==> flow/design.v <==
module segments_lut(input [4:0] score, output [13:0] segments);
    reg[13:0] seg;
    assign segments = seg;
    always @(score) begin
        case(score)
            5'd0  : seg = 14'b00000000111111;
            5'd1  : seg = 14'b00000000000011;
            5'd2  : seg = 14'b00000001101101;
            5'd3  : seg = 14'b00000001100111;
            5'd4  : seg = 14'b00000001010011;
            5'd5  : seg = 14'b00000001110110;
            5'd6  : seg = 14'b00000001111110;
            5'd7  : seg = 14'b00000000100011;
            5'd8  : seg = 14'b00000001111111;
            5'd9  : seg = 14'b00000001110111;
            5'd10 : seg = 14'b00000110111111;
            5'd11 : seg = 14'b00000110000011;
            5'd12 : seg = 14'b00000111101101;
            5'd13 : seg = 14'b00000111100111;
            5'd14 : seg = 14'b00000111010011;
            5'd15 : seg = 14'b00000111110110;
            5'd16 : seg = 14'b00000111111110;
            5'd17 : seg = 14'b00000110100011;
            5'd18 : seg = 14'b00000111111111;
            5'd19 : seg = 14'b00000111110111;
            5'd20 : seg = 14'b11011010111111;
            5'd21 : seg = 14'b11011010000011;
            5'd22 : seg = 14'b11011011101101;
            5'd23 : seg = 14'b11011011100111;
            5'd24 : seg = 14'b11011011010011;
            5'd25 : seg = 14'b11011011110110;
            5'd26 : seg = 14'b11011011111110;
            5'd27 : seg = 14'b11011010100011;
            5'd28 : seg = 14'b11011011111111;
            5'd29 : seg = 14'b11011011110111;
            5'd30 : seg = 14'b11001110111111;
            5'd31 : seg = 14'b11001110000011;
            default: seg = 7'b00000001111000;
        endcase
    end
endmodule
module video_encoder(input        clk, rst,
                                  bat_size,
                                  p1_win,
                                  p2_win,
                                  turn,
                                  start_state,
                     input [1:0]  mode,
                     input [4:0]  p1_score,
                                  p2_score,
                     input [9:0] p1_y,
                                  p2_y,
                                  ball_x,
                                  ball_y,
                                  x,
                                  y,
                     output       px_data);
    localparam LB = 20,     
               RB = 620,    
               TB = 20,     
               BB = 460,    
               thick = 6;  
    reg ML_ff , ML_nxt ,   
        FBL_ff, FBL_nxt,   
        FBR_ff, FBR_nxt,   
        SQ_ff , SQ_nxt ,   
        P1_ff , P1_nxt ,   
        P1F_ff, P1F_nxt,   
        P2_ff , P2_nxt ,   
        P2F_ff, P2F_nxt,   
        P2S_ff, P2S_nxt;   
    reg [5:0] size_ff, size_nxt;  
    wire [13:0] scl, scr;
    reg px_data_ff, px_data_nxt;
    assign px_data = px_data_ff;
    segments_lut segl(p1_score, scl);
    segments_lut segr(p2_score, scr);
    function automatic [2:0] column;
        input [9:0] tlx;
        input [6:0] size, size2, size3, size4, size5;
        begin
            if(x >= tlx && x < tlx + size) begin
                column = 0;
            end else
            if(x >= tlx + size && x < tlx + size2) begin
                column = 1;
            end else
            if(x >= tlx + size2 && x < tlx + size3) begin
                column = 2;
            end else
            if(x >= tlx + size3 && x < tlx + size4) begin
                column = 3;
            end else
            if(x >= tlx + size4 && x < tlx + size5) begin
                column = 4;
            end else column = 5;
        end
    endfunction
    function automatic letter_data;
        input [9:0] tlx, tly, x, y;
        input [4:0] letter;
        input [3:0] size;
        reg [0:29] seg;
        reg [6:0] size2, size3, size4, size5, size6;
        reg[2:0] col;
        letter_data = 1'b0;
        begin
            case(letter)
                5'd0  : seg = 30'b01110_10001_11111_10001_10001_10001;  
                5'd1  : seg = 30'b11110_10001_11110_10001_10001_11110;  
                5'd2  : seg = 30'b01110_10001_10000_10000_10001_01110;  
                5'd3  : seg = 30'b11110_10001_10001_10001_10001_11110;  
                5'd4  : seg = 30'b11111_10000_11100_10000_10000_11111;  
                5'd5  : seg = 30'b11111_10000_11100_10000_10000_10000;  
                5'd6  : seg = 30'b01110_10001_10000_10011_10001_01110;  
                5'd7  : seg = 30'b10001_10001_10001_11111_10001_10001;  
                5'd8  : seg = 30'b01110_00100_00100_00100_00100_01110;  
                5'd9  : seg = 30'b00010_00010_00010_00010_01010_00100;  
                5'd10 : seg = 30'b10001_10010_11100_10010_10001_10001;  
                5'd11 : seg = 30'b10000_10000_10000_10000_10000_11111;  
                5'd12 : seg = 30'b10001_11011_10101_10001_10001_10001;  
                5'd13 : seg = 30'b10001_11001_10101_10011_10001_10001;  
                5'd14 : seg = 30'b01110_10001_10001_10001_10001_01110;  
                5'd15 : seg = 30'b11110_10001_11110_10000_10000_10000;  
                5'd16 : seg = 30'b01100_10010_10010_10010_10010_01101;  
                5'd17 : seg = 30'b11110_10001_11110_10100_10010_10001;  
                5'd18 : seg = 30'b01111_10000_01110_00001_00001_11110;  
                5'd19 : seg = 30'b11111_00100_00100_00100_00100_00100;  
                5'd20 : seg = 30'b10001_10001_10001_10001_10001_01110;  
                5'd21 : seg = 30'b10001_10001_10001_01010_01010_00100;  
                5'd22 : seg = 30'b10001_10001_10001_10101_10101_01010;  
                5'd23 : seg = 30'b10001_01010_00100_01010_10001_10001;  
                5'd24 : seg = 30'b10001_01010_00100_00100_00100_00100;  
                5'd25 : seg = 30'b11111_00010_00100_01000_10000_11111;  
                5'd26 : seg = 30'b10000_10000_10000_10000_00000_10000;  
                5'd27 : seg = 30'b00100_01010_00010_00100_00000_00100;  
                5'd28 : seg = 30'b00000_00000_00000_00000_00000_00100;  
                5'd29 : seg = 30'b00000_00000_01110_00000_00000_00000;  
                5'd30 : seg = 30'b00100_01100_10100_00100_00100_00100;  
                5'd31 : seg = 30'b01110_10001_00010_00100_01000_11111;  
                default: seg = 30'b00000_00000_00000_00000_00000_00000;
            endcase
            size2 = size  + size;
            size3 = size2 + size;
            size4 = size3 + size;
            size5 = size4 + size;
            size6 = size5 + size;
            col = column(tlx, size, size2, size3, size4, size5);
            if(col != 5) begin
                if(y >= tly && y < tly + size ) begin
                    if(seg[col]) letter_data = 1'b1;
                end
                if(y >= tly + size  && y < tly + size2) begin
                    if(seg[5 + col]) letter_data = 1'b1;
                end
                if(y >= tly + size2 && y < tly + size3) begin
                    if(seg[10 + col]) letter_data = 1'b1;
                end
                if(y >= tly + size3 && y < tly + size4) begin
                    if(seg[15 + col]) letter_data = 1'b1;
                end
                if(y >= tly + size4 && y < tly + size5) begin
                    if(seg[20 + col]) letter_data = 1'b1;
                end
                if(y >= tly + size5 && y < tly + size6) begin
                    if(seg[25 + col]) letter_data = 1'b1;
                end
            end
        end
    endfunction
    always @* begin
        ML_nxt  = ML_ff ;
        FBL_nxt = FBL_ff;
        FBR_nxt = FBR_ff;
        SQ_nxt  = SQ_ff ;
        P1_nxt  = P1_ff ;
        P1F_nxt = P1F_ff;
        P2_nxt  = P2_ff ;
        P2F_nxt = P2F_ff;
        P2S_nxt = P2S_ff;
        size_nxt = size_ff;
        px_data_nxt = 1'b0;
        case(mode)
            2'b00 : begin  
                ML_nxt  = 1'b1;
                FBL_nxt = 1'b0;
                FBR_nxt = 1'b0;
                SQ_nxt  = 1'b0;
                P1_nxt  = 1'b1;
                P1F_nxt = 1'b0;
                P2_nxt  = 1'b1;
                P2F_nxt = 1'b0;
                P2S_nxt = 1'b0;
            end
            2'b01 : begin  
                ML_nxt  = 1'b1;
                FBL_nxt = 1'b1;
                FBR_nxt = 1'b1;
                SQ_nxt  = 1'b0;
                P1_nxt  = 1'b1;
                P1F_nxt = 1'b1;
                P2_nxt  = 1'b1;
                P2F_nxt = 1'b1;
                P2S_nxt = 1'b0;
            end
            2'b10 : begin  
                ML_nxt  = 1'b0;
                FBL_nxt = 1'b1;
                FBR_nxt = 1'b0;
                SQ_nxt  = 1'b1;
                P1_nxt  = 1'b0;
                P1F_nxt = 1'b1;
                P2_nxt  = 1'b0;
                P2F_nxt = 1'b0;
                P2S_nxt = 1'b1;
            end
            2'b11 : begin  
                ML_nxt  = 1'b0;
                FBL_nxt = 1'b1;
                FBR_nxt = 1'b0;
                SQ_nxt  = 1'b1;
                P1_nxt  = 1'b0;
                P1F_nxt = 1'b1;
                P2_nxt  = 1'b0;
                P2F_nxt = 1'b0;
                P2S_nxt = 1'b0;
            end
        endcase
        if(x >= LB && x < RB) begin
            if((y >= TB && y < TB + thick) || (y < BB && y >= BB - thick)) begin
                px_data_nxt = 1'b1;
            end
        end
        if(ML_ff) begin
            if(x >= 317 && x <= 323) begin
                if(   (y >= 36 && y < 46) ||
                      (y >= 56 && y < 66) ||
                      (y >= 76 && y < 86) ||
                    (y >=  96 && y < 106) ||
                    (y >= 116 && y < 126) ||
                    (y >= 136 && y < 146) ||
                    (y >= 156 && y < 166) ||
                    (y >= 176 && y < 186) ||
                    (y >= 196 && y < 206) ||
                    (y >= 216 && y < 226) ||
                    (y >= 235 && y < 245) ||
                    (y >= 254 && y < 264) ||
                    (y >= 274 && y < 284) ||
                    (y >= 294 && y < 304) ||
                    (y >= 314 && y < 324) ||
                    (y >= 334 && y < 344) ||
                    (y >= 354 && y < 364) ||
                    (y >= 374 && y < 384) ||
                    (y >= 394 && y < 404) ||
                    (y >= 414 && y < 424) ||
                    (y >= 434 && y < 444)
                ) begin
                    px_data_nxt = 1'b1;
                end
            end
        end
        if(FBL_ff) begin
            if(x >= LB && x < LB + thick) begin
                if((y >= TB && y < 130) || (y >= 350 && y < BB)) begin
                    px_data_nxt = 1'b1;
                end
            end
        end
        if(FBR_ff) begin
            if(x >= RB - thick && x < RB) begin
                if((y >= TB && y < 130) || (y >= 350 && y < BB)) begin
                    px_data_nxt = 1'b1;
                end
            end
        end
        if(SQ_ff) begin
            if(x >= LB && x < LB + thick) begin
                if(y >= 130 && y < 350) begin
                    px_data_nxt = 1'b1;
                end
            end
        end
        if(bat_size) begin
            size_nxt = 6'd15;
        end else begin
            size_nxt = 6'd25;
        end
        if(y >= p1_y - size_ff && y < p1_y + size_ff) begin
            if(P1_ff && x >= 40 && x < 46) begin
                px_data_nxt = 1'b1;
            end
            if(P1F_ff && x >= 484 && x < 490) begin
                px_data_nxt = 1'b1;
            end
        end
        if(y >= p2_y - size_ff && y < p2_y + size_ff) begin
            if(P2_ff && x >= 594 && x < 600) begin
                px_data_nxt = 1'b1;
            end
            if(P2F_ff && x >= 150 && x < 156) begin
                px_data_nxt = 1'b1;
            end
            if(P2S_ff && (x == 500 || x == 501 || x == 504 || x == 505)) begin
                px_data_nxt = 1'b1;
            end
        end
        if(x >= ball_x - 4 && x < ball_x + 4) begin
            if(y >= ball_y - 4 && y < ball_y + 4) begin
                px_data_nxt = 1'b1;
            end
        end
        if(x >= 282 && x < 300) begin
            if(y >= 50 && y <= 56) begin
                if(scl[5]) begin
                    px_data_nxt = 1'b1;
                end
            end
            if(y >= 62 && y <= 68) begin
                if(scl[6]) begin
                    px_data_nxt = 1'b1;
                end
            end
            if(y >= 74 && y <= 80) begin
                if(scl[2]) begin
                    px_data_nxt = 1'b1;
                end
            end
        end
        if(x >= 282 && x < 288) begin
            if(y >= 50 && y < 68) begin
                if(scl[4]) begin
                    px_data_nxt = 1'b1;
                end
            end
            if(y >= 62 && y < 80) begin
                if(scl[3]) begin
                    px_data_nxt = 1'b1;
                end
            end
        end
        if(x >= 294 && x < 300) begin
            if(y >= 50 && y < 68) begin
                if(scl[0]) begin
                    px_data_nxt = 1'b1;
                end
            end
            if(y >= 62 && y < 80) begin
                if(scl[1]) begin
                    px_data_nxt = 1'b1;
                end
            end
        end
        if(x >= 258 && x < 276) begin
            if(y >= 50 && y <= 56) begin
                if(scl[12]) begin
                    px_data_nxt = 1'b1;
                end
            end
            if(y >= 62 && y <= 68) begin
                if(scl[13]) begin
                    px_data_nxt = 1'b1;
                end
            end
            if(y >= 74 && y <= 80) begin
                if(scl[9]) begin
                    px_data_nxt = 1'b1;
                end
            end
        end
        if(x >= 258 && x < 264) begin
            if(y >= 50 && y < 68) begin
                if(scl[11]) begin
                    px_data_nxt = 1'b1;
                end
            end
            if(y >= 62 && y < 80) begin
                if(scl[10]) begin
                    px_data_nxt = 1'b1;
                end
            end
        end
        if(x >= 270 && x < 276) begin
            if(y >= 50 && y < 68) begin
                if(scl[7]) begin
                    px_data_nxt = 1'b1;
                end
            end
            if(y >= 62 && y < 80) begin
                if(scl[8]) begin
                    px_data_nxt = 1'b1;
                end
            end
        end
        if(x >= 340 && x < 358) begin
            if(y >= 50 && y <= 56) begin
                if(scr[12]) begin
                    px_data_nxt = 1'b1;
                end
            end
            if(y >= 62 && y <= 68) begin
                if(scr[13]) begin
                    px_data_nxt = 1'b1;
                end
            end
            if(y >= 74 && y <= 80) begin
                if(scr[9]) begin
                    px_data_nxt = 1'b1;
                end
            end
        end
        if(x >= 340 && x < 346) begin
            if(y >= 50 && y < 68) begin
                if(scr[11]) begin
                    px_data_nxt = 1'b1;
                end
            end
            if(y >= 62 && y < 80) begin
                if(scr[10]) begin
                    px_data_nxt = 1'b1;
                end
            end
        end
        if(x >= 352 && x < 358) begin
            if(y >= 50 && y < 68) begin
                if(scr[7]) begin
                    px_data_nxt = 1'b1;
                end
            end
            if(y >= 62 && y < 80) begin
                if(scr[8]) begin
                    px_data_nxt = 1'b1;
                end
            end
        end
        if(x >= 364 && x < 382) begin
            if(y >= 50 && y <= 56) begin
                if(scr[5]) begin
                    px_data_nxt = 1'b1;
                end
            end
            if(y >= 62 && y <= 68) begin
                if(scr[6]) begin
                    px_data_nxt = 1'b1;
                end
            end
            if(y >= 74 && y <= 80) begin
                if(scr[2]) begin
                    px_data_nxt = 1'b1;
                end
            end
        end
        if(x >= 364 && x < 370) begin
            if(y >= 50 && y < 68) begin
                if(scr[4]) begin
                    px_data_nxt = 1'b1;
                end
            end
            if(y >= 62 && y < 80) begin
                if(scr[3]) begin
                    px_data_nxt = 1'b1;
                end
            end
        end
        if(x >= 376 && x < 382) begin
            if(y >= 50 && y < 68) begin
                if(scr[0]) begin
                    px_data_nxt = 1'b1;
                end
            end
            if(y >= 62 && y < 80) begin
                if(scr[1]) begin
                    px_data_nxt = 1'b1;
                end
            end
        end
        if(mode == 2'b10) begin
            if(x >= 550  && x < 570 && y >= 50 && y < 70) px_data_nxt = letter_data(10'd550 , 10'd50, x, y, 5'd15, 4'd3);
            if(x >= 570  && x < 590 && y >= 50 && y < 70) begin
                if(!turn) begin
                    px_data_nxt = letter_data(10'd570 , 10'd50, x, y, 5'd30, 4'd3);
                end else begin
                    px_data_nxt = letter_data(10'd570 , 10'd50, x, y, 5'd31, 4'd3);
                end
            end                 
        end
        if(p1_win || p2_win) begin
            if(x >= 120 && x < 160 && y >= 190 && y < 240) px_data_nxt = letter_data(10'd120, 10'd190, x, y, 5'd24, 4'd6);
            if(x >= 160 && x < 200 && y >= 190 && y < 240) px_data_nxt = letter_data(10'd160, 10'd190, x, y, 5'd14, 4'd6);
            if(x >= 200 && x < 240 && y >= 190 && y < 240) px_data_nxt = letter_data(10'd200, 10'd190, x, y, 5'd20, 4'd6);
            if(p1_win) begin
                if(x >= 114 && x < 154 && y >= 240 && y < 290) px_data_nxt = letter_data(10'd114, 10'd240, x, y, 5'd22, 4'd6);
                if(x >= 154 && x < 194 && y >= 240 && y < 290) px_data_nxt = letter_data(10'd154, 10'd240, x, y, 5'd8,  4'd6);
                if(x >= 194 && x < 234 && y >= 240 && y < 290) px_data_nxt = letter_data(10'd194, 10'd240, x, y, 5'd13, 4'd6);
                if(x >= 234 && x < 274 && y >= 240 && y < 290) px_data_nxt = letter_data(10'd234, 10'd240, x, y, 5'd26, 4'd6);
            end else begin
                if(x >=  92 && x < 132 && y >= 240 && y < 290) px_data_nxt = letter_data(10'd92 , 10'd240, x, y, 5'd11, 4'd6);
                if(x >= 132 && x < 172 && y >= 240 && y < 290) px_data_nxt = letter_data(10'd132, 10'd240, x, y, 5'd14, 4'd6);
                if(x >= 172 && x < 212 && y >= 240 && y < 290) px_data_nxt = letter_data(10'd172, 10'd240, x, y, 5'd18, 4'd6);
                if(x >= 212 && x < 252 && y >= 240 && y < 290) px_data_nxt = letter_data(10'd212, 10'd240, x, y, 5'd4,  4'd6);
                if(x >= 252 && x < 292 && y >= 240 && y < 290) px_data_nxt = letter_data(10'd252, 10'd240, x, y, 5'd26, 4'd6);
            end
            if(mode != 2'b11) begin
                if(x >= 410 && x < 450 && y >= 190 && y < 240) px_data_nxt = letter_data(10'd410, 10'd190, x, y, 5'd24, 4'd6);
                if(x >= 450 && x < 490 && y >= 190 && y < 240) px_data_nxt = letter_data(10'd450, 10'd190, x, y, 5'd14, 4'd6);
                if(x >= 490 && x < 530 && y >= 190 && y < 240) px_data_nxt = letter_data(10'd490, 10'd190, x, y, 5'd20, 4'd6);
                if(p2_win) begin
                    if(x >= 404 && x < 444 && y >= 240 && y < 290) px_data_nxt = letter_data(10'd404, 10'd240, x, y, 5'd22, 4'd6);
                    if(x >= 444 && x < 484 && y >= 240 && y < 290) px_data_nxt = letter_data(10'd444, 10'd240, x, y, 5'd8,  4'd6);
                    if(x >= 484 && x < 524 && y >= 240 && y < 290) px_data_nxt = letter_data(10'd484, 10'd240, x, y, 5'd13, 4'd6);
                    if(x >= 524 && x < 564 && y >= 240 && y < 290) px_data_nxt = letter_data(10'd524, 10'd240, x, y, 5'd26, 4'd6);
                end else begin
                    if(x >= 382 && x < 422 && y >= 240 && y < 290) px_data_nxt = letter_data(10'd382, 10'd240, x, y, 5'd11, 4'd6);
                    if(x >= 422 && x < 462 && y >= 240 && y < 290) px_data_nxt = letter_data(10'd422, 10'd240, x, y, 5'd14, 4'd6);
                    if(x >= 462 && x < 502 && y >= 240 && y < 290) px_data_nxt = letter_data(10'd462, 10'd240, x, y, 5'd18, 4'd6);
                    if(x >= 502 && x < 542 && y >= 240 && y < 290) px_data_nxt = letter_data(10'd502, 10'd240, x, y, 5'd4,  4'd6);
                    if(x >= 542 && x < 582 && y >= 240 && y < 290) px_data_nxt = letter_data(10'd542, 10'd240, x, y, 5'd26, 4'd6);
                end
            end
        end
        if(start_state) begin
            if(x >= 70  && x < 85  && y >= 380 && y < 400) px_data_nxt = letter_data(10'd70 , 10'd380, x, y, 5'd15, 4'd2);
            if(x >= 85  && x < 100 && y >= 380 && y < 400) px_data_nxt = letter_data(10'd85 , 10'd380, x, y, 5'd17, 4'd2);
            if(x >= 100 && x < 115 && y >= 380 && y < 400) px_data_nxt = letter_data(10'd100, 10'd380, x, y, 5'd4 , 4'd2);
            if(x >= 115 && x < 130 && y >= 380 && y < 400) px_data_nxt = letter_data(10'd115, 10'd380, x, y, 5'd18, 4'd2);
            if(x >= 130 && x < 145 && y >= 380 && y < 400) px_data_nxt = letter_data(10'd130, 10'd380, x, y, 5'd18, 4'd2);
            if(x >= 160 && x < 175 && y >= 380 && y < 400) px_data_nxt = letter_data(10'd160, 10'd380, x, y, 5'd18, 4'd2);
            if(x >= 175 && x < 190 && y >= 380 && y < 400) px_data_nxt = letter_data(10'd175, 10'd380, x, y, 5'd19, 4'd2);
            if(x >= 190 && x < 205 && y >= 380 && y < 400) px_data_nxt = letter_data(10'd190, 10'd380, x, y, 5'd0 , 4'd2);
            if(x >= 205 && x < 220 && y >= 380 && y < 400) px_data_nxt = letter_data(10'd205, 10'd380, x, y, 5'd17, 4'd2);
            if(x >= 220 && x < 235 && y >= 380 && y < 400) px_data_nxt = letter_data(10'd220, 10'd380, x, y, 5'd19, 4'd2);
        end         
    end     
    always @(posedge clk or posedge rst) begin
        if(rst) begin
            ML_ff      <= 1'b0;
            FBL_ff     <= 1'b0;
            FBR_ff     <= 1'b0;
            SQ_ff      <= 1'b0;
            P1_ff      <= 1'b0;
            P1F_ff     <= 1'b0;
            P2_ff      <= 1'b0;
            P2F_ff     <= 1'b0;
            P2S_ff     <= 1'b0;
            size_ff    <= 6'd0;
            px_data_ff <= 1'b0;
        end else begin
            ML_ff      <= ML_nxt;
            FBL_ff     <= FBL_nxt;
            FBR_ff     <= FBR_nxt;
            SQ_ff      <= SQ_nxt;
            P1_ff      <= P1_nxt;
            P1F_ff     <= P1F_nxt;
            P2_ff      <= P2_nxt;
            P2F_ff     <= P2F_nxt;
            P2S_ff     <= P2S_nxt;
            size_ff    <= size_nxt;
            px_data_ff <= px_data_nxt;
        end
    end
endmodule
module color_module(
    input         clk, rst,
                  px_data,
                  enable,
    input   [1:0] mode,
    input  [9:0] x, y,
    output [29:0] color_data);
    reg [29:0] color_data_ff, color_data_nxt;
    assign color_data = color_data_ff;
    always @* begin
        color_data_nxt = color_data_ff;
        if(mode == 1'b00) begin  
            if(!px_data) begin
                color_data_nxt = 30'b1101000000_0101000000_0011000000;
            end else color_data_nxt = 30'b1111111111_1111111111_1111111111;
        end else if(mode == 1'b01) begin  
            if(!px_data) begin
                if(x > 0   && x <  80 ||
                   x > 160 && x < 240 ||
                   x > 320 && x < 400 ||
                   x > 480 && x < 560) begin
                    color_data_nxt = 30'b0010000000_1000000000_0010000000;
                   end else color_data_nxt = 30'b0000000000_0110000000_0000000000;
            end else color_data_nxt = 30'b1111111111_1111111111_1111111111;
        end else begin  
            if(!px_data) begin
                if(x % 10 == 0) begin  
                    color_data_nxt = 30'b1010000000_0110000000_0010000000;
                end else color_data_nxt = 30'b1100000000_1000000000_0100000000;  
                if((x/10)%2) begin  
                    if(y == 120 || y == 240 || y == 360) begin
                        color_data_nxt = 30'b1010000000_0110000000_0010000000;
                    end
                end else begin
                    if(y == 60 || y == 180 || y == 300 || y == 420) begin
                        color_data_nxt = 30'b1010000000_0110000000_0010000000;
                    end
                end
            end else color_data_nxt = 30'b1111111111_1111111111_1111111111;
        end
    end
    always @(posedge clk or posedge rst) begin
        if(rst) begin
            color_data_ff <= 30'b0000000000_0000000000_0000000000;
        end else if(enable) begin
            color_data_ff <= color_data_nxt;
        end else if(px_data) begin
            color_data_ff <= 30'b1111111111_1111111111_1111111111;
        end else begin
            color_data_ff <= 1'b0000000000_0000000000_0000000000;
        end
    end
endmodule
`timescale 1ns/1ns
module vga_controller(input clk, px_en, rst, input[29:0] px_data, output[9:0] px_h, px_v, 
                        output[9:0] RED, GRN, BLU, output HSYNC, VSYNC);
    reg hs_ff, hs_nxt, vs_ff, vs_nxt;
    reg[9:0] hcount_ff, hcount_nxt;
    reg[9:0] vcount_ff, vcount_nxt;
    wire[11:0] h_total = 12'd800, v_total = 12'd525;
    wire[9:0] h_data = 10'd640, v_data = 10'd480;
    wire[7:0] h_fp = 8'd16, h_bp = 8'd48, h_pw = 8'd96, v_fp = 8'd10, v_bp = 8'd33, v_pw = 8'd2;
    wire polarity = 1'b1;
    assign RED = (hcount_ff < h_data && vcount_ff < v_data) ? px_data[29:20] : 10'd0;
    assign GRN = (hcount_ff < h_data && vcount_ff < v_data) ? px_data[19:10] : 10'd0;
    assign BLU = (hcount_ff < h_data && vcount_ff < v_data) ? px_data[9:0]   : 10'd0;
    assign HSYNC = hs_ff;
    assign VSYNC = vs_ff;
    assign px_h = hcount_ff < h_data ? hcount_ff : 1'b0;
    assign px_v = vcount_ff < v_data ? vcount_ff : 1'b0;
    always @* begin
        hs_nxt = hs_ff;
        vs_nxt = vs_ff;
        hcount_nxt = hcount_ff + 10'd1;
        vcount_nxt = vcount_ff;
        if(hcount_ff == h_total - 1) begin
            hcount_nxt = 10'd0;
            vcount_nxt = vcount_ff + 10'd1;
        end
        if(hcount_ff == h_data + h_fp - 1) begin
            hs_nxt = !polarity;
        end
        if(hcount_ff == h_data + h_fp + h_pw - 1) begin
            hs_nxt = polarity;
        end
        if(vcount_ff == v_total - 1) begin
            vcount_nxt = 10'd0;
        end
        if(vcount_ff == v_data + v_fp - 1) begin
            vs_nxt = !polarity;
        end
        if(vcount_ff == v_data + v_fp + v_pw - 1) begin
            vs_nxt = polarity;
        end
    end
    always @(posedge clk or posedge rst) begin
        if(rst) begin
            hs_ff <= 1'b1;
            vs_ff <= 1'b1;
            hcount_ff <= 10'd0;
            vcount_ff <= 10'd0;
        end else if(px_en) begin
            hs_ff <= hs_nxt;
            vs_ff <= vs_nxt;
            hcount_ff <= hcount_nxt;
            vcount_ff <= vcount_nxt;
        end
    end
endmodule
module clk_divider(input clk, rst, output px_clk);
    reg px_clk_ff, px_clk_nxt;
    assign px_clk = px_clk_ff;
    always @* begin
        px_clk_nxt = ~px_clk_ff;
    end
    always @(posedge clk or posedge rst) begin
        if(rst) begin
            px_clk_ff <= 1'b0;
        end else begin
            px_clk_ff <= px_clk_nxt;
        end
    end
endmodule
module adc_reader(input clk, rst, input[8:0] adc, output sel, output[9:0] p1_y, p2_y);
    reg[9:0] p1_ff, p1_nxt, p2_ff, p2_nxt;
    reg sel_ff, sel_nxt;
    reg[4:0] counter_ff, counter_nxt;  
    assign p1_y = p1_ff;
    assign p2_y = p2_ff;
    assign sel = sel_ff;
    always @* begin
        sel_nxt = sel_ff;
        p1_nxt = p1_ff;
        p2_nxt = p2_ff;
        counter_nxt = counter_ff + 5'd1;
        if(!counter_ff) begin
            sel_nxt = sel_ff + 1'b1;  
            if(sel_ff) begin
                p2_nxt[8:0] = adc;
                p2_nxt[9] = 1'b0;
            end else begin
                p1_nxt[8:0] = adc;
                p1_nxt[9] = 1'b0;
            end
        end
    end
    always @(posedge clk or posedge rst) begin
        if(rst) begin
            p1_ff <= 9'd240;
            p2_ff <= 9'd240;
            sel_ff <= 1'b0;
            counter_ff <= 5'd1;
        end else begin
            p1_ff <= p1_nxt;
            p2_ff <= p2_nxt;
            sel_ff <= sel_nxt;
            counter_ff <= counter_nxt;
        end
    end
endmodule
module paddle_controller(input clk, rst, p, m, bat_size, output[9:0] p2_y);
    reg [3:0] counter_ff, counter_nxt;  
    reg [9:0] p2_ff, p2_nxt;
    assign p2_y = p2_ff;
    always @* begin
        p2_nxt = p2_ff;
        counter_nxt = counter_ff + 4'd1;
        if(!counter_ff) begin
            if(!p) begin
                p2_nxt = p2_ff + 10'd1;
            end
            if(!m) begin
                p2_nxt = p2_ff - 10'd1;
            end
        end
        if(bat_size) begin
            if(p2_ff < 10'd40)  p2_nxt = 10'd40;
            if(p2_ff > 10'd440) p2_nxt = 10'd440;
        end else begin
            if(p2_ff < 10'd50)  p2_nxt = 10'd50;
            if(p2_ff > 10'd430) p2_nxt = 10'd430;
        end
    end
    always @(posedge clk or posedge rst) begin
        if(rst) begin
            p2_ff <= 10'd240;
            counter_ff <= 4'd1;
        end else begin
            p2_ff <= p2_nxt;
            counter_ff <= counter_nxt;
        end
    end
endmodule
module heading_detect(input clk, rst, input [9:0] x, y, output xh, yh);
    reg xh_ff, xh_nxt, yh_ff, yh_nxt;
    reg [9:0] x_ff, x_nxt, y_ff, y_nxt;
    assign xh = xh_ff;
    assign yh = yh_ff;
    always @* begin
        x_nxt = x;
        y_nxt = y;
        if(x < x_ff)
            xh_nxt = 1'b0;
        else if(x > x_ff)
            xh_nxt = 1'b1;
        else  xh_nxt = xh_ff;
        if(y < y_ff)
            yh_nxt = 1'b0;
        else if(y > y_ff)
            yh_nxt = 1'b1;
        else  yh_nxt = yh_ff;
    end
    always @(posedge clk or posedge rst) begin
        if(rst) begin
            xh_ff <= 1'b1;
            yh_ff <= 1'b1;
            x_ff <= 10'd60;
            y_ff <= 10'd60;
        end else begin
            xh_ff <= xh_nxt;
            yh_ff <= yh_nxt;
            x_ff <= x_nxt;
            y_ff <= y_nxt;
        end
    end
endmodule
module auto_player(
    input clk, rst, en,
          turn, hit, wall,   
          start_state, 
          hard_mode,         
          xh, yh,            
    input [1:0] mode,        
    input [9:0] bx, by, py,  
    output p, m              
);
reg p_ff, p_nxt,  
    m_ff, m_nxt;  
reg [4:0] err_count_ff, err_count_nxt;
reg [5:0] error_ff, error_nxt;
reg wall_ff, wall_nxt;
assign p = p_ff;
assign m = m_ff;
always @* begin
    p_nxt = p_ff;
    m_nxt = m_ff;
    err_count_nxt = err_count_ff;
    error_nxt = error_ff;
    wall_nxt = wall_ff;
    if(!hard_mode) begin
        if(hit || (mode == 2'b10 && wall)) err_count_nxt = err_count_ff + 5'd1;
    end else err_count_nxt = 1'b0;
    if(start_state) begin
        wall_nxt = 1'b0;
    end
    if(wall) begin
        wall_nxt = 1'b1;
    end
    case(err_count_ff)
        5'd0  : error_nxt = 6'd0;
        5'd1  : error_nxt = 6'd5;
        5'd2  : error_nxt = 6'd26;
        5'd3  : error_nxt = 6'd29;
        5'd4  : error_nxt = 6'd0;
        5'd5  : error_nxt = 6'd30;
        5'd6  : error_nxt = 6'd26;
        5'd7  : error_nxt = 6'd28;
        5'd8  : error_nxt = 6'd5;
        5'd9  : error_nxt = 6'd7;
        5'd10 : error_nxt = 6'd40;
        5'd11 : error_nxt = 6'd26;
        5'd12 : error_nxt = 6'd24;
        5'd13 : error_nxt = 6'd19;
        5'd14 : error_nxt = 6'd29;
        5'd15 : error_nxt = 6'd26;
        5'd16 : error_nxt = 6'd31;
        5'd17 : error_nxt = 6'd5;
        5'd18 : error_nxt = 6'd28;
        5'd19 : error_nxt = 6'd31;
        5'd20 : error_nxt = 6'd27;
        5'd21 : error_nxt = 6'd0;
        5'd22 : error_nxt = 6'd17;
        5'd23 : error_nxt = 6'd31;
        5'd24 : error_nxt = 6'd26;
        5'd25 : error_nxt = 6'd27;
        5'd26 : error_nxt = 6'd26;
        5'd27 : error_nxt = 6'd28;
        5'd28 : error_nxt = 6'd31;
        5'd29 : error_nxt = 6'd34;
        5'd30 : error_nxt = 6'd8;
        5'd31 : error_nxt = 6'd26;
        default: error_nxt = 6'd0;
    endcase
    if((mode == 2'b00 && xh) || (mode == 2'b01 && wall_ff) || (mode == 2'b10 && turn)) begin  
            if(py < by - error_ff) begin
                p_nxt = 1'b0;
                m_nxt = 1'b1;
            end else if(py > by + error_ff) begin
                p_nxt = 1'b1;
                m_nxt = 1'b0;
            end else begin
                p_nxt = 1'b1;
                m_nxt = 1'b1;
            end
    end else begin  
        p_nxt = 1'b1;
        m_nxt = 1'b1; 
    end
end
always @(posedge clk or posedge rst) begin
    if(rst) begin
        p_ff <= 1'b0;
        m_ff <= 1'b0;
        err_count_ff <= 5'd0;
        error_ff <= 6'd0;
        wall_ff <= 1'b0;
    end else if(en) begin
        p_ff <= p_nxt;
        m_ff <= m_nxt;
        err_count_ff <= err_count_nxt;
        error_ff <= error_nxt;
        wall_ff <= wall_nxt;
    end else begin
        p_ff <= 1'b1;
        m_ff <= 1'b1;
    end
end
endmodule
module sound_output(input clk, rst, hit, wall, goal, output sound);
    reg hit_ff , wall_ff , goal_ff,
        hit_nxt, wall_nxt, goal_nxt,
        sound_ff, sound_nxt;
    reg [12:0] counter_ff, counter_nxt;  
    reg [5:0] pulse_ff, pulse_nxt;  
    assign sound = sound_ff;
    always @* begin
        counter_nxt = counter_ff + 13'd1;
        hit_nxt = hit_ff;
        wall_nxt = wall_ff;
        goal_nxt = goal_ff;
        sound_nxt = sound_ff;
        pulse_nxt = 6'd1;
        if(hit) hit_nxt = 1'b1;
        if(wall) wall_nxt = 1'b1;
        if(goal) goal_nxt = 1'b1;
        if(hit || wall || goal) counter_nxt = 13'b1;
        if(!counter_ff) begin
            hit_nxt = 1'b0;
            wall_nxt = 1'b0;
            goal_nxt = 1'b0;
        end
        if(hit_ff || wall_ff || goal_ff) begin
            pulse_nxt = pulse_ff + 6'd1;
            if(hit_ff) begin
                if(pulse_ff == 6'd25)
                    pulse_nxt = 6'd0;
            end
            if(wall_ff) begin
                if(pulse_ff == 6'd50)
                    pulse_nxt = 6'd0;
            end
            if(goal_ff) begin
                if(pulse_ff == 6'd13)
                    pulse_nxt = 6'd0;
            end
            if(!pulse_ff) begin
                sound_nxt = ~sound_ff;
            end
        end else sound_nxt = 1'b0;
    end
    always @(posedge clk or posedge rst) begin
        if(rst) begin
            counter_ff <= 13'd0;
            hit_ff <= 1'b0;
            wall_ff <= 1'b0;
            goal_ff <= 1'b0;
            sound_ff <= 1'b0;
            pulse_ff <= 6'd1;
        end else begin
            counter_ff <= counter_nxt;
            hit_ff <= hit_nxt;
            wall_ff <= wall_nxt;
            goal_ff <= goal_nxt;
            sound_ff <= sound_nxt;
            pulse_ff <= pulse_nxt;
        end
    end
endmodule
module game_controller( input clk, rst,     
                        input  [9:0] p1_in,        
                                      p2_in,       
                        input  [1:0]  mode,        
                                      max_score,   
                        input         ball_speed,  
                                      serve_type,  
                                      angle,       
                                      bat_size,    
                                      restart,     
                                      start,       
                        output        p1_win,      
                                      p2_win,      
                                      turn,        
                                      start_state, 
                                      hit,         
                                      wall,        
                                      goal,        
                        output [1:0]  mode_out,    
                        output [4:0]  p1_score,    
                                      p2_score,    
                        output [9:0]  ball_x,      
                                      ball_y);     
    localparam[1:0] START = 2'b00,
                    GAME  = 2'b01,
                    SERVE = 2'b10,
                    ENDG  = 2'b11;
    reg [1:0] state_ff, state_nxt;
    reg [1:0] mode_ff, mode_nxt;
    reg start_state_ff;
    reg hit_ff, hit_nxt, wall_ff, wall_nxt, goal_ff, goal_nxt;
    reg [9:0] x_ff, x_nxt, y_ff, y_nxt;  
    reg xh_ff, xh_nxt, yh_ff, yh_nxt;     
    reg [3:0] counter_ff, counter_nxt;   
    reg mini_counter_ff, mini_counter_nxt;
    reg ball_en_ff, ball_en_nxt;
    reg [4:0] rand_pos_ff, rand_pos_nxt;
    reg [1:0] move_counter_ff, move_counter_nxt;
    reg [4:0] p1_score_ff, p1_score_nxt, p2_score_ff, p2_score_nxt;  
    reg turn_ff, turn_nxt;  
    reg [4:0] win_score;
    reg win1_ff, win1_nxt, win2_ff, win2_nxt;
    reg [4:0] bat;
    assign mode_out = mode_ff;
    assign start_state = start_state_ff;
    assign hit = hit_ff;
    assign wall = wall_ff;
    assign goal = goal_ff;
    assign p1_win = win1_ff;
    assign p2_win = win2_ff;
    assign turn = turn_ff;
    assign p1_score = p1_score_ff;
    assign p2_score = p2_score_ff;
    assign ball_x = x_ff;
    assign ball_y = y_ff;
    function [1:0] angles;
        input [4:0] pos;
        case(pos)
            5'd0  : angles = 2'd0;
            5'd1  : angles = 2'd1;
            5'd2  : angles = 2'd2;
            5'd3  : angles = 2'd1;
            5'd4  : angles = 2'd2;
            5'd5  : angles = 2'd0;
            5'd6  : angles = 2'd0;
            5'd7  : angles = 2'd2;
            5'd8  : angles = 2'd1;
            5'd9  : angles = 2'd0;
            5'd10 : angles = 2'd1;
            5'd11 : angles = 2'd0;
            5'd12 : angles = 2'd1;
            5'd13 : angles = 2'd2;
            5'd14 : angles = 2'd2;
            5'd15 : angles = 2'd0;
            5'd16 : angles = 2'd2;
            5'd17 : angles = 2'd1;
            5'd18 : angles = 2'd2;
            5'd19 : angles = 2'd0;
            5'd20 : angles = 2'd0;
            5'd21 : angles = 2'd2;
            5'd22 : angles = 2'd1;
            5'd23 : angles = 2'd0;
            5'd24 : angles = 2'd1;
            5'd25 : angles = 2'd0;
            5'd26 : angles = 2'd2;
            5'd27 : angles = 2'd1;
            5'd28 : angles = 2'd1;
            5'd29 : angles = 2'd0;
            5'd30 : angles = 2'd0;
            5'd31 : angles = 2'd2;
            default : angles = 2'd0;
        endcase
    endfunction
    always @* begin
        state_nxt = state_ff;
        mode_nxt = mode_ff;
        hit_nxt = 1'b0;
        wall_nxt = 1'b0;
        goal_nxt = 1'b0;
        p1_score_nxt = p1_score_ff;
        p2_score_nxt = p2_score_ff;
        turn_nxt = turn_ff;
        win1_nxt = win1_ff;
        win2_nxt = win2_ff;
        counter_nxt = counter_ff + 4'd1;
        mini_counter_nxt = mini_counter_ff;
        move_counter_nxt = move_counter_ff;
        rand_pos_nxt = rand_pos_ff;
        x_nxt = x_ff;
        y_nxt = y_ff;
        xh_nxt = xh_ff;
        yh_nxt = yh_ff;
        ball_en_nxt = ball_en_ff;
        case(state_ff)
            START : begin
                mode_nxt = mode;
                p1_score_nxt = 5'b0;
                p2_score_nxt = 5'b0;
                win1_nxt = 1'b0;
                win2_nxt = 1'b0;
                x_nxt = 10'd60;
                y_nxt = 10'd60;
                xh_nxt = 1'b1;
                yh_nxt = 1'b1;
                ball_en_nxt = 1'b0;
                turn_nxt = 1'b0;
                if(start) state_nxt = GAME;
            end
            GAME  : begin
                ball_en_nxt = 1'b1;
            end
            SERVE : begin
                ball_en_nxt = 1'b0;
                if(p1_score_ff >= win_score || p2_score_ff >= win_score) begin
                    state_nxt = ENDG;
                    if(p1_score_ff > p2_score_ff)
                        win1_nxt = 1'b1;
                    else win2_nxt = 1'b1;
                end else if(serve_type) state_nxt = GAME;
            end
            ENDG  : begin
                ball_en_nxt = 1'b1;
                if(restart) state_nxt = START;
            end
        endcase
        if(!counter_ff) begin
            mini_counter_nxt = mini_counter_ff + 1'b1;
        end
        if((!mini_counter_ff || ball_speed) && !counter_ff && ball_en_ff) begin
            move_counter_nxt = move_counter_ff + 1'b1;
            if(xh_ff) begin  
                x_nxt = x_ff + 10'd1;
            end else begin
                x_nxt = x_ff - 10'd1;
            end
            if(!angle || move_counter_ff == angles(rand_pos_ff)) begin
                move_counter_nxt = 2'b00;
                if(yh_ff) begin
                    y_nxt = y_ff + 10'd1;
                end else begin
                    y_nxt = y_ff - 10'd1;
                end
            end
        end
        case(mode_ff)
            2'b00 : begin  
                if(x_ff <= 10'd15) begin
                    xh_nxt = 1'b1;
                    x_nxt = 10'd160;
                    p2_score_nxt = p2_score_ff + 5'd1;
                    if(state_ff == GAME) state_nxt = SERVE;
                    goal_nxt = 1'b1;
                end
                if(x_ff >= 10'd625) begin
                    xh_nxt = 1'b0;
                    x_nxt = 10'd480;
                    p1_score_nxt = p1_score_ff + 5'd1;
                    if(state_ff == GAME) state_nxt = SERVE;
                    goal_nxt = 1'b1;
                end
            end
            2'b01 : begin  
                if(x_ff <= 10'd30) begin
                    if(!(y_ff >= 10'd134 && y_ff <= 10'd344)) begin
                        xh_nxt = 1'b1;
                        x_nxt = 10'd31;
                        wall_nxt = 1'b1;
                    end else if(x_ff <= 10'd15) begin
                        xh_nxt = 1'b1;
                        x_nxt = 10'd160;
                        p2_score_nxt = p2_score_ff + 5'd1;
                        if(state_ff == GAME) state_nxt = SERVE;
                        goal_nxt = 1'b1;
                    end
                end
                if(x_ff >= 10'd610) begin
                    if(!(y_ff >= 10'd134 && y_ff <= 10'd344)) begin
                        xh_nxt = 1'b0;
                        x_nxt = 10'd609;
                        wall_nxt = 1'b1;
                    end else if(x_ff >= 10'd625) begin
                        xh_nxt = 1'b0;
                        x_nxt = 10'd480;
                        p1_score_nxt = p1_score_ff + 5'd1;
                        if(state_ff == GAME) state_nxt = SERVE;
                        goal_nxt = 1'b1;
                    end
                end
            end
            2'b10 : begin  
                if(x_ff <= 10'd30) begin
                    xh_nxt = 1'b1;
                    x_nxt = 10'd31;
                    rand_pos_nxt = rand_pos_ff + 2'd1;
                    wall_nxt = 1'b1;
                end
                if(x_ff >= 625) begin
                    x_nxt = 10'd100;
                    goal_nxt = 1'b1;
                    if(turn_ff) begin
                        p1_score_nxt = p1_score_ff + 5'd1;
                        if(state_ff == GAME) state_nxt = SERVE;
                    end else begin
                        p2_score_nxt = p2_score_ff + 5'd1;
                        if(state_ff == GAME) state_nxt = SERVE;
                    end
                end
            end
            2'b11 : begin  
                if(x_ff <= 10'd30) begin
                    xh_nxt = 1'b1;
                    x_nxt = 10'd31;
                    rand_pos_nxt = rand_pos_ff + 2'd1;
                    wall_nxt = 1'b1;
                end
                if(x_ff >= 10'd625) begin
                    x_nxt = 10'd100;
                    p2_score_nxt = p2_score_ff + 5'd1;
                    if(state_ff == GAME) state_nxt = SERVE;
                    goal_nxt = 1'b1;
                end
            end
        endcase
        if(mode_ff== 2'b00 || mode_ff== 2'b01) begin  
            if(x_ff >= 10'd40 && x_ff < 10'd49 && y_ff >= p1_in - 4 - bat && y_ff <= p1_in + 4 + bat) begin
                xh_nxt = 1'b1;
                x_nxt = 10'd50;
                rand_pos_nxt = rand_pos_ff + 2'd1;
                hit_nxt = 1'b1;
            end
            if(x_ff >= 10'd591 && x_ff < 10'd600 && y_ff >= p2_in - 4 - bat && y_ff <= p2_in + 4 + bat) begin
                xh_nxt = 1'b0;
                x_nxt = 10'd590;
                rand_pos_nxt = rand_pos_ff + 2'd1;
                hit_nxt = 1'b1;
            end
        end
        if(mode_ff== 2'b01) begin  
            if(x_ff >= 10'd484 && x_ff < 10'd494 && y_ff >= p1_in - 4 - bat && y_ff <= p1_in + 4 + bat) begin
                xh_nxt = 1'b1;
                x_nxt = 10'd495;
                rand_pos_nxt = rand_pos_ff + 2'd1;
                hit_nxt = 1'b1;
                if(y_ff < 10'd240) begin
                    yh_nxt = 1'b1;
                end else begin
                    yh_nxt = 1'b0;
                end
            end
            if(x_ff >= 10'd146 && x_ff < 10'd156 && y_ff >= p2_in - 4 - bat && y_ff <= p2_in + 4 + bat) begin
                xh_nxt = 1'b0;
                x_nxt = 10'd145;
                rand_pos_nxt = rand_pos_ff + 2'd1;
                hit_nxt = 1'b1;
                if(y_ff < 10'd240) begin
                    yh_nxt = 1'b1;
                end else begin
                    yh_nxt = 1'b0;
                end
            end
        end
        if(mode_ff== 2'b10) begin  
            if(x_ff >= 10'd496 && x_ff < 10'd506 && y_ff >= p2_in - 4 - bat && y_ff <= p2_in + 4 + bat && turn_ff) begin
                xh_nxt = 1'b0;
                x_nxt = 10'd479;
                rand_pos_nxt = rand_pos_ff + 2'd1;
                turn_nxt = turn_ff + 1'b1;
                hit_nxt = 1'b1;
            end
        end
        if(mode_ff== 2'b10 || mode_ff== 2'b11) begin  
            if(x_ff >= 10'd480 && x_ff < 10'd490 && y_ff >= p1_in - 4 - bat && y_ff <= p1_in + 4 + bat && !turn_ff) begin
                xh_nxt = 1'b0;
                x_nxt = 10'd479;
                rand_pos_nxt = rand_pos_ff + 2'd1;
                if(mode == 2'b10) turn_nxt = turn_ff + 1'b1;
                if(mode_ff== 2'b11) begin
                    p1_score_nxt = p1_score_ff + 5'd1;
                    if(p1_score_ff >= max_score) state_nxt = SERVE;
                end
                hit_nxt = 1'b1;
            end
        end
        if(y_ff <= 10'd30) begin
            yh_nxt = 1'b1;
            y_nxt = 10'd31;
            wall_nxt = 1'b1;
        end
        if(y_ff >= 10'd450) begin
            yh_nxt = 1'b0;
            y_nxt = 10'd445;
            wall_nxt = 1'b1;
        end
    end
    always @(posedge clk or posedge rst) begin
        if(rst) begin 
            state_ff <= START;
            mode_ff <= 2'b00;
            start_state_ff <= 1'b0;
            hit_ff <= 1'b0;
            wall_ff <= 1'b0;
            goal_ff <= 1'b0;
            p1_score_ff <= 5'd0;
            p2_score_ff <= 5'd0;
            turn_ff <= 1'b0;
            win_score <= 5'd10;
            win1_ff <= 1'b0;
            win2_ff <= 1'b0;
            counter_ff <= 4'd1;
            mini_counter_ff <= 1'b1;
            move_counter_ff <= 1'b1;
            rand_pos_ff <= 5'd0;
            x_ff <= 10'd60;
            y_ff <= 10'd60;
            xh_ff <= 1'b1;
            yh_ff <= 1'b1;
            ball_en_ff <= 1'b0;
            bat <= 5'd25;
        end else begin
            state_ff <= state_nxt;
            mode_ff <= mode_nxt;
            if(state_ff != ENDG) begin
                p1_score_ff <= p1_score_nxt;
                p2_score_ff <= p2_score_nxt;
            end
            if(state_ff == START)
                start_state_ff <= 1'b1;
            else start_state_ff <= 1'b0;
            if(state_ff != ENDG) begin
                hit_ff <= hit_nxt;
                wall_ff <= wall_nxt;
                goal_ff <= goal_nxt;
            end else begin
                hit_ff <= 1'b0;
                wall_ff <= 1'b0;
                goal_ff <= 1'b0;
            end
            win1_ff <= win1_nxt;
            win2_ff <= win2_nxt;
            turn_ff <= turn_nxt;
            counter_ff <= counter_nxt;
            mini_counter_ff <= mini_counter_nxt;
            move_counter_ff <= move_counter_nxt;
            rand_pos_ff <= rand_pos_nxt;
            x_ff <= x_nxt;
            y_ff <= y_nxt;
            xh_ff <= xh_nxt;
            yh_ff <= yh_nxt;
            ball_en_ff <= ball_en_nxt;
            if(bat_size) begin
                bat <= 5'd15;
            end else begin
                bat <= 5'd25;
            end
            case(max_score)
            2'b00 : win_score <= 5'd10;
            2'b01 : win_score <= 5'd15;
            2'b10 : win_score <= 5'd20;
            2'b11 : win_score <= 5'd30;
        endcase
        end
    end
endmodule
module top(input clk, rst, ball_speed, serve_type, angle, bat_size, restart, start, en_color, auto, hard_mode, input[3:0] mode, max_score, input[8:0] adc, output sel, size, output sound, output [9:0] RED, GRN, BLU, output HSYNC, VSYNC, px_clk, blank);
    wire [9:0] x, y, p1_y, p2_y, bx, by;
    reg [9:0] p2_y_ff;
    wire px_data_out;
    wire [29:0] px_data_in;
    wire [4:0] score1, score2;
    wire p1_win, p2_win, turn, start_state, hit, wall, goal;
    wire p2p, p2m, xh, yh;
    wire [1:0] game_mode;
    reg[1:0] mode_in, score_in;
    wire [9:0] ap2_y, pp2_y;
    assign blank = 1'b1;
    assign size = bat_size;
    assign p2_y = p2_y_ff;
    always @(posedge clk) begin
        if(auto) p2_y_ff <= ap2_y;
        else p2_y_ff <= pp2_y;
    end
    always @(posedge clk or posedge rst) begin
        if(rst) begin
            mode_in <= 2'b00;
            score_in <= 2'b00;
        end else begin
        if(mode[0]) mode_in <= 2'b00;
        if(mode[1]) mode_in <= 2'b01;
        if(mode[2]) mode_in <= 2'b10;
        if(mode[3]) mode_in <= 2'b11;
        if(max_score[0]) score_in <= 2'b00;
        if(max_score[1]) score_in <= 2'b01;
        if(max_score[2]) score_in <= 2'b10;
        if(max_score[3]) score_in <= 2'b11;
        end
    end
    paddle_controller pctrl(clk, rst, p2p, p2m, bat_size, ap2_y);
    heading_detect heading_detect(clk, rst, bx, by, xh, yh);
    auto_player auto_player(clk, rst, auto, turn, hit, wall, start_state, hard_mode, xh, yh, game_mode, bx, by, ap2_y, p2p, p2m);
    adc_reader adc_reader(clk, rst, adc, sel, p1_y, pp2_y);
    clk_divider clk_divider(clk, rst, px_clk);
    sound_output sound_output(clk, rst, hit, wall, goal, sound);
    game_controller game_controller(clk, rst, p1_y, p2_y, mode_in, score_in, ball_speed, serve_type, angle, bat_size, restart, start, p1_win, p2_win, turn, start_state, hit, wall, goal, game_mode, score1, score2, bx, by);
    video_encoder video_encoder(clk, rst, bat_size, p1_win, p2_win, turn, start_state, game_mode, score1, score2, p1_y, p2_y, bx, by, x, y, px_data_out);
    color_module color_module(clk, rst, px_data_out, en_color, game_mode, x, y, px_data_in);
    vga_controller vga_controller(clk, ~px_clk, rst, px_data_in, x, y, RED, GRN, BLU, HSYNC, VSYNC);
endmodule
# Tool chain data of top

Module top before and after one edit of its RTL, step after step.
Lines under "unedited" count in the file above, lines under "edited" in the edited file.
"difference" is "edited" less "unedited", of the values as shown; "relative change" is that difference over "unedited", in percent.
Operators carry their Yosys type and port widths (W data, S select, Z words).
Cell names lack the library's common part.
Not given: n/a

Top module: top
Clock port: clk
Library: sky130hd
Timing corner: tt_025C_1v80

# Diff

The edit as a unified diff against the file above.
The edited RTL no longer does the same as the RTL above: the edit was made by script, with no optimisation intended.

```diff
@@ -566,5 +566,5 @@
     input  [9:0] x, y,
     output [29:0] color_data);
-    reg [29:0] color_data_ff, color_data_nxt;
+    reg [28:0] color_data_ff, color_data_nxt;
     assign color_data = color_data_ff;
     always @* begin
```

# Word-level counts

Counts by Yosys on the flattened word-level netlist (proc, flatten, opt, wreduce; memories kept). Register bits leave out memories and registers merged into their read ports (data or address). Print and check cells are left out.
Yosys's memory passes give these memory sizes; they may raise the number of words (mostly to a power of two), join words into wider ones and drop unused or constant bits.

Bit counts:

| item                            | unedited | edited | difference | relative change (%) |
| bits in read-only memories      | 1088     | 1088   | 0          | 0.00 |
| bits in latches                 | 0        | 0      | 0          | n/a |
| elaborated cells                | 3178     | 3178   | 0          | 0.00 |
| flip-flop bits (word level)     | 224      | 223    | -1         | -0.45 |
| bits in writable memories       | 0        | 0      | 0          | n/a |
| clocked read ports x word width | 6        | 6      | 0          | 0.00 |
| memory cells                    | 4        | 4      | 0          | 0.00 |

Cells by class:

| item                             | unedited | edited | difference | relative change (%) |
| multiplexer cells                | 1408     | 1408   | 0          | 0.00 |
| div/mod/pow operators            | 2        | 2      | 0          | 0.00 |
| bitwise logic cells              | 4        | 4      | 0          | 0.00 |
| order comparisons                | 516      | 516    | 0          | 0.00 |
| multiply operators               | 0        | 0      | 0          | n/a |
| shifts and indexed selects       | 222      | 222    | 0          | 0.00 |
| reductions and logical operators | 444      | 444    | 0          | 0.00 |
| eq/ne operators                  | 75       | 75     | 0          | 0.00 |
| add/sub/neg operators            | 446      | 446    | 0          | 0.00 |

Memories:

| item                                         | unedited                                                             | edited |
| shape (words x width / read and write ports) | 32 x 13 bit 1R0W; 32 x 13 bit 1R0W; 32 x 6 bit 1R0W; 32 x 2 bit 1R0W | 32 x 13 bit 1R0W; 32 x 13 bit 1R0W; 32 x 6 bit 1R0W; 32 x 2 bit 1R0W |

Operator list:

| cell                    | unedited | edited | difference | relative change (%) |
| $mux W30                | 113      | 106    | -7         | -6.19 |
| $mux W29                | 3        | 10     | +7         | +233.33 |
| $mux W10                | 43       | 42     | -1         | -2.33 |
| $mux W9                 | 1        | 2      | +1         | +100.00 |
| $mux W1                 | 903      | 903    | 0          | 0.00 |
| $logic_and A1 B1 Y1     | 358      | 358    | 0          | 0.00 |
| $mux W3                 | 250      | 250    | 0          | 0.00 |
| $shiftx A30 B32 Y1      | 222      | 222    | 0          | 0.00 |
| $sub A5 B32 Y32 const A | 185      | 185    | 0          | 0.00 |
| $ge A10 B8 Y1 const B   | 83       | 83     | 0          | 0.00 |
| $lt A10 B8 Y1 const B   | 83       | 83     | 0          | 0.00 |
| $lt A10 B9 Y1 const B   | 76       | 76     | 0          | 0.00 |

Not every row of either side is listed.

# Depth

Depth = most cells in a row (Yosys ltp): at word level without a register or memory, in the mapped netlist without a sequential cell, where the memories' decode and read muxes count.

Logic depth:

| item                         | unedited | edited | difference | relative change (%) |
| depth in word-level cells    | 153      | 153    | 0          | 0.00 |
| ABC_AREA                     | 1        | 1      | n/a        | n/a |
| mapped depth                 | 69       | 70     | +1         | +1.45 |
| depth with buffers taken out | 68       | 69     | +1         | +1.47 |

# Mapped cells and area

The flow's flattened synthesis, as Yosys stat reports it; memories are mapped. The netlist is that of the ABC_AREA named above (0 if unset); the other value can give another one.

Synthesis totals:

| item                    | unedited  | edited    | difference | relative change (%) |
| chip area (Yosys) (mm²) | 0.0472566 | 0.0474818 | +0.0002252 | +0.48 |
| cell count              | 7446      | 7461      | +15        | +0.20 |
| flip-flop cells         | 205       | 204       | -1         | -0.49 |

Cells by type:

| cell     | unedited | edited | difference | relative change (%) |
| nand2_1  | 1454     | 1538   | +84        | +5.78 |
| nand3_1  | 502      | 459    | -43        | -8.57 |
| o21ai_0  | 560      | 524    | -36        | -6.43 |
| nor3_1   | 167      | 142    | -25        | -14.97 |
| inv_1    | 1138     | 1160   | +22        | +1.93 |
| o211ai_1 | 117      | 136    | +19        | +16.24 |
| clkbuf_1 | 86       | 72     | -14        | -16.28 |
| nor2_1   | 688      | 675    | -13        | -1.89 |
| a31oi_1  | 63       | 52     | -11        | -17.46 |
| inv_2    | 61       | 50     | -11        | -18.03 |

Not every row of either side is listed.

# Worst setup path after synthesis

Path of least setup slack by OpenSTA after synthesis, without wires, with an ideal clock, recovery checks aside; 20% of the period is set as input and as output delay. Where synthesis merged equal registers, the netlist keeps one of their names.

Timing after synthesis:

| item                          | unedited                        | edited                          | difference | relative change (%) |
| path kind                     | flip-flop to flip-flop          | flip-flop to flip-flop          | n/a        | n/a |
| from                          | reg vga_controller.hcount_ff[7] | reg vga_controller.hcount_ff[7] | n/a        | n/a |
| to                            | reg video_encoder.px_data_ff    | reg video_encoder.px_data_ff    | n/a        | n/a |
| clock period (ps)             | 10000                           | 10000                           | 0          | 0.00 |
| data arrival time (ps)        | 5770                            | 5660                            | -110       | -1.91 |
| data required time (ps)       | 9877                            | 9877                            | 0          | 0.00 |
| slack (ps)                    | 4107                            | 4217                            | +110       | n/a |
| path delay (ps)               | 5893                            | 5783                            | -110       | -1.87 |
| driving pins on the path      | 67                              | 68                              | +1         | +1.49 |
| buffers on the path           | 2                               | 2                               | 0          | 0.00 |
| time at the first pin (ps)    | 0                               | 0                               | 0          | n/a |
| synthesis period reached (ps) | 5893                            | 5783                            | -110       | -1.87 |

"path delay" = arrival - input delay + setup time.
"driving pins on the path": output pins that drive a net of the path, with the launching flip-flop's if there is one; two outputs of one cell count as two.
"synthesis period reached" is the clock period less the worst setup slack; recovery checks do not enter. This is arithmetic on one report: input and output delays are still those of the set period (20% each).
Between the ends stands the longest chain of elaborated cells between them, by number of cells; it is not shown to be the way that was timed. Of several equally long chains one is given.
Each line given opens the expression or statement behind the cell; cells for indexed reads and writes are added by Yosys, which also makes memories of some case tables.

On the way, after synthesis, unedited:
Cells stage by stage: dfrtp_1 > buf_4 > o21ai_4 > nand2_2 > buf_2 > nor2_1 > o21ai_0 > nand2_1 > (+51 left out) > nand2_1 > nand2_1 > nand2_1 > nand2_1 > nand2_1 > nand2_1 > nand2_1 > a21oi_1
Cells in the longest elaborated chain: 134
Elaborated cells on any way between the ends: 2463
Those cells by class: add/sub (407); compare (351); eq/ne (41); shift (222); mux (1171); reduce/logical (271)

RTL lines, path after synthesis, unedited:

| item                | line | RTL |
| start, declared     | 618  | `reg[9:0] hcount_ff, hcount_nxt;` |
| start, assigned     | 660  | `hcount_ff <= 10'd0;` |
| start, assigned     | 665  | `hcount_ff <= hcount_nxt;` |
| $lt A10 B10 Y1      | 629  | `assign px_h = hcount_ff < h_data ? hcount_ff : 1'b0;` |
| $mux W10            | 629  |  |
| $ge A10 B5 Y1       | 229  | `if(x >= LB && x < RB) begin` |
| $logic_and A1 B1 Y1 | 229  |  |
| (+127 left out)     | n/a  |  |
| $mux W1             | 529  | `if(x >= 205 && x < 220 && y >= 380 && y < 400) px_data_nxt = letter_data(10'd205, 10'd380, x, y, 5'd17, 4'd2);` |
| $mux W1             | 530  | `if(x >= 220 && x < 235 && y >= 380 && y < 400) px_data_nxt = letter_data(10'd220, 10'd380, x, y, 5'd19, 4'd2);` |
| $mux W1             | 520  | `if(start_state) begin` |
| end, assigned       | 545  | `px_data_ff <= 1'b0;` |
| end, assigned       | 557  | `px_data_ff <= px_data_nxt;` |
| end, declared       | 74   | `reg px_data_ff, px_data_nxt;` |

On the way, after synthesis, edited:
Cells stage by stage: dfrtp_1 > o21ai_4 > buf_6 > buf_6 > nand4_1 > nor3_1 > nor2_1 > nand2_1 > (+52 left out) > nand2_1 > nand2_1 > nand2_1 > nand2_1 > nand2_1 > nand2_1 > nand2_1 > a21oi_1
Cells in the longest elaborated chain: 134
Elaborated cells on any way between the ends: 2463
Those cells by class: add/sub (407); compare (351); eq/ne (41); shift (222); mux (1171); reduce/logical (271)

RTL lines, path after synthesis, edited:

| item                | line | RTL |
| start, declared     | 618  | `reg[9:0] hcount_ff, hcount_nxt;` |
| start, assigned     | 660  | `hcount_ff <= 10'd0;` |
| start, assigned     | 665  | `hcount_ff <= hcount_nxt;` |
| $lt A10 B10 Y1      | 629  | `assign px_h = hcount_ff < h_data ? hcount_ff : 1'b0;` |
| $mux W10            | 629  |  |
| $ge A10 B5 Y1       | 229  | `if(x >= LB && x < RB) begin` |
| $logic_and A1 B1 Y1 | 229  |  |
| (+127 left out)     | n/a  |  |
| $mux W1             | 529  | `if(x >= 205 && x < 220 && y >= 380 && y < 400) px_data_nxt = letter_data(10'd205, 10'd380, x, y, 5'd17, 4'd2);` |
| $mux W1             | 530  | `if(x >= 220 && x < 235 && y >= 380 && y < 400) px_data_nxt = letter_data(10'd220, 10'd380, x, y, 5'd19, 4'd2);` |
| $mux W1             | 520  | `if(start_state) begin` |
| end, assigned       | 545  | `px_data_ff <= 1'b0;` |
| end, assigned       | 557  | `px_data_ff <= px_data_nxt;` |
| end, declared       | 74   | `reg px_data_ff, px_data_nxt;` |

# Path in the finished layout

From the final timing report of the runs of set A: the path of least setup slack in the routed layout; clock arrival at registers is part of the times.
The report prints the path's times to 10 ps; the period is as set.

Timing after layout:

| item                       | unedited                        | edited                          | difference | relative change (%) |
| path kind                  | flip-flop to flip-flop          | flip-flop to flip-flop          | n/a        | n/a |
| from                       | reg vga_controller.hcount_ff[7] | reg vga_controller.hcount_ff[9] | n/a        | n/a |
| to                         | reg video_encoder.px_data_ff    | reg video_encoder.px_data_ff    | n/a        | n/a |
| buffers on the path        | 0                               | 0                               | 0          | n/a |
| time at the first pin (ps) | 560                             | 560                             | 0          | 0.00 |
| data arrival time (ps)     | 8760                            | 8820                            | +60        | +0.68 |
| data required time (ps)    | 10430                           | 10450                           | +20        | +0.19 |
| slack (ps)                 | 1680                            | 1630                            | -50        | n/a |
| driving pins on the path   | 53                              | 69                              | +16        | +30.19 |
| clock period (ps)          | 10000                           | 10000                           | 0          | 0.00 |

Between the ends stands the longest chain of elaborated cells between them, by number of cells; it is not shown to be the way that was timed. Of several equally long chains one is given.

On the way, after layout, unedited:
Cells stage by stage: dfrtp_1 > o21ai_4 > nand2_4 > clkinv_2 > nand2_4 > nand2_2 > inv_2 > o21ai_1 > (+37 left out) > nand2_1 > nand2_1 > nand2_1 > nand2_1 > nand2_1 > nand2_1 > nand2_1 > a21oi_1
Cells in the longest elaborated chain: 134
Elaborated cells on any way between the ends: 2463
Those cells by class: add/sub (407); compare (351); eq/ne (41); shift (222); mux (1171); reduce/logical (271)

RTL lines, path after layout, unedited:

| item                | line | RTL |
| start, declared     | 618  | `reg[9:0] hcount_ff, hcount_nxt;` |
| start, assigned     | 660  | `hcount_ff <= 10'd0;` |
| start, assigned     | 665  | `hcount_ff <= hcount_nxt;` |
| $lt A10 B10 Y1      | 629  | `assign px_h = hcount_ff < h_data ? hcount_ff : 1'b0;` |
| $mux W10            | 629  |  |
| $ge A10 B5 Y1       | 229  | `if(x >= LB && x < RB) begin` |
| $logic_and A1 B1 Y1 | 229  |  |
| (+127 left out)     | n/a  |  |
| $mux W1             | 529  | `if(x >= 205 && x < 220 && y >= 380 && y < 400) px_data_nxt = letter_data(10'd205, 10'd380, x, y, 5'd17, 4'd2);` |
| $mux W1             | 530  | `if(x >= 220 && x < 235 && y >= 380 && y < 400) px_data_nxt = letter_data(10'd220, 10'd380, x, y, 5'd19, 4'd2);` |
| $mux W1             | 520  | `if(start_state) begin` |
| end, assigned       | 545  | `px_data_ff <= 1'b0;` |
| end, assigned       | 557  | `px_data_ff <= px_data_nxt;` |
| end, declared       | 74   | `reg px_data_ff, px_data_nxt;` |

On the way, after layout, edited:
Cells stage by stage: dfrtp_1 > inv_1 > nor2_1 > nand2_2 > inv_1 > nand2_1 > nand2_1 > nand3_1 > (+53 left out) > nand2_1 > nand2_1 > nand2_1 > nand2_1 > nand2_1 > nand2_1 > nand2_1 > a21oi_1
Cells in the longest elaborated chain: 134
Elaborated cells on any way between the ends: 2463
Those cells by class: add/sub (407); compare (351); eq/ne (41); shift (222); mux (1171); reduce/logical (271)

RTL lines, path after layout, edited:

| item                | line | RTL |
| start, declared     | 618  | `reg[9:0] hcount_ff, hcount_nxt;` |
| start, assigned     | 660  | `hcount_ff <= 10'd0;` |
| start, assigned     | 665  | `hcount_ff <= hcount_nxt;` |
| $lt A10 B10 Y1      | 629  | `assign px_h = hcount_ff < h_data ? hcount_ff : 1'b0;` |
| $mux W10            | 629  |  |
| $ge A10 B5 Y1       | 229  | `if(x >= LB && x < RB) begin` |
| $logic_and A1 B1 Y1 | 229  |  |
| (+127 left out)     | n/a  |  |
| $mux W1             | 529  | `if(x >= 205 && x < 220 && y >= 380 && y < 400) px_data_nxt = letter_data(10'd205, 10'd380, x, y, 5'd17, 4'd2);` |
| $mux W1             | 530  | `if(x >= 220 && x < 235 && y >= 380 && y < 400) px_data_nxt = letter_data(10'd220, 10'd380, x, y, 5'd19, 4'd2);` |
| $mux W1             | 520  | `if(start_state) begin` |
| end, assigned       | 545  | `px_data_ff <= 1'b0;` |
| end, assigned       | 557  | `px_data_ff <= px_data_nxt;` |
| end, declared       | 74   | `reg px_data_ff, px_data_nxt;` |

# Measured runs

Both versions went through the flow (Yosys, OpenROAD) with the same settings in each pair. Constraints: input delay and output delay 20% of the set period each, output load 0.01 pF.

Flow settings, set A:
ABC_AREA: 1
CORE_UTILIZATION: 40
PLACE_DENSITY: 0.6
period_ns: 10.0
CAP_MARGIN: 20
CORE_MARGIN: 2
SLEW_MARGIN: 20

Measured results, set A:

| item                                  | unedited  | edited    | difference | relative change (%) |
| die size (mm²)                        | 0.120906  | 0.121477  | +0.000571  | +0.47 |
| standard-cell area after layout (mm²) | 0.0504922 | 0.0505923 | +0.0001001 | +0.20 |
| setup TNS (ps)                        | 0         | 0         | 0          | n/a |
| utilization in the final report       | 0.429     | 0.429     | 0.000      | n/a |
| power consumption (µW)                | 3200      | 3822      | +622       | +19.44 |
| clock period achieved (ps)            | 8324      | 8373      | +49        | +0.59 |
| worst-case hold slack (ps)            | 448       | 455       | +7         | n/a |
| lowest setup slack (ps)               | 1676      | 1627      | -49        | n/a |
| post-synthesis cell area (mm²)        | 0.0472566 | 0.0474818 | +0.0002252 | +0.48 |

"clock period achieved" is the run's clock period less its worst setup slack. It is reckoned from that one timing run; input and output delays stay at 20% of the period that was set.
"power consumption": no workload was simulated; the value follows from the tool's default switching activity.
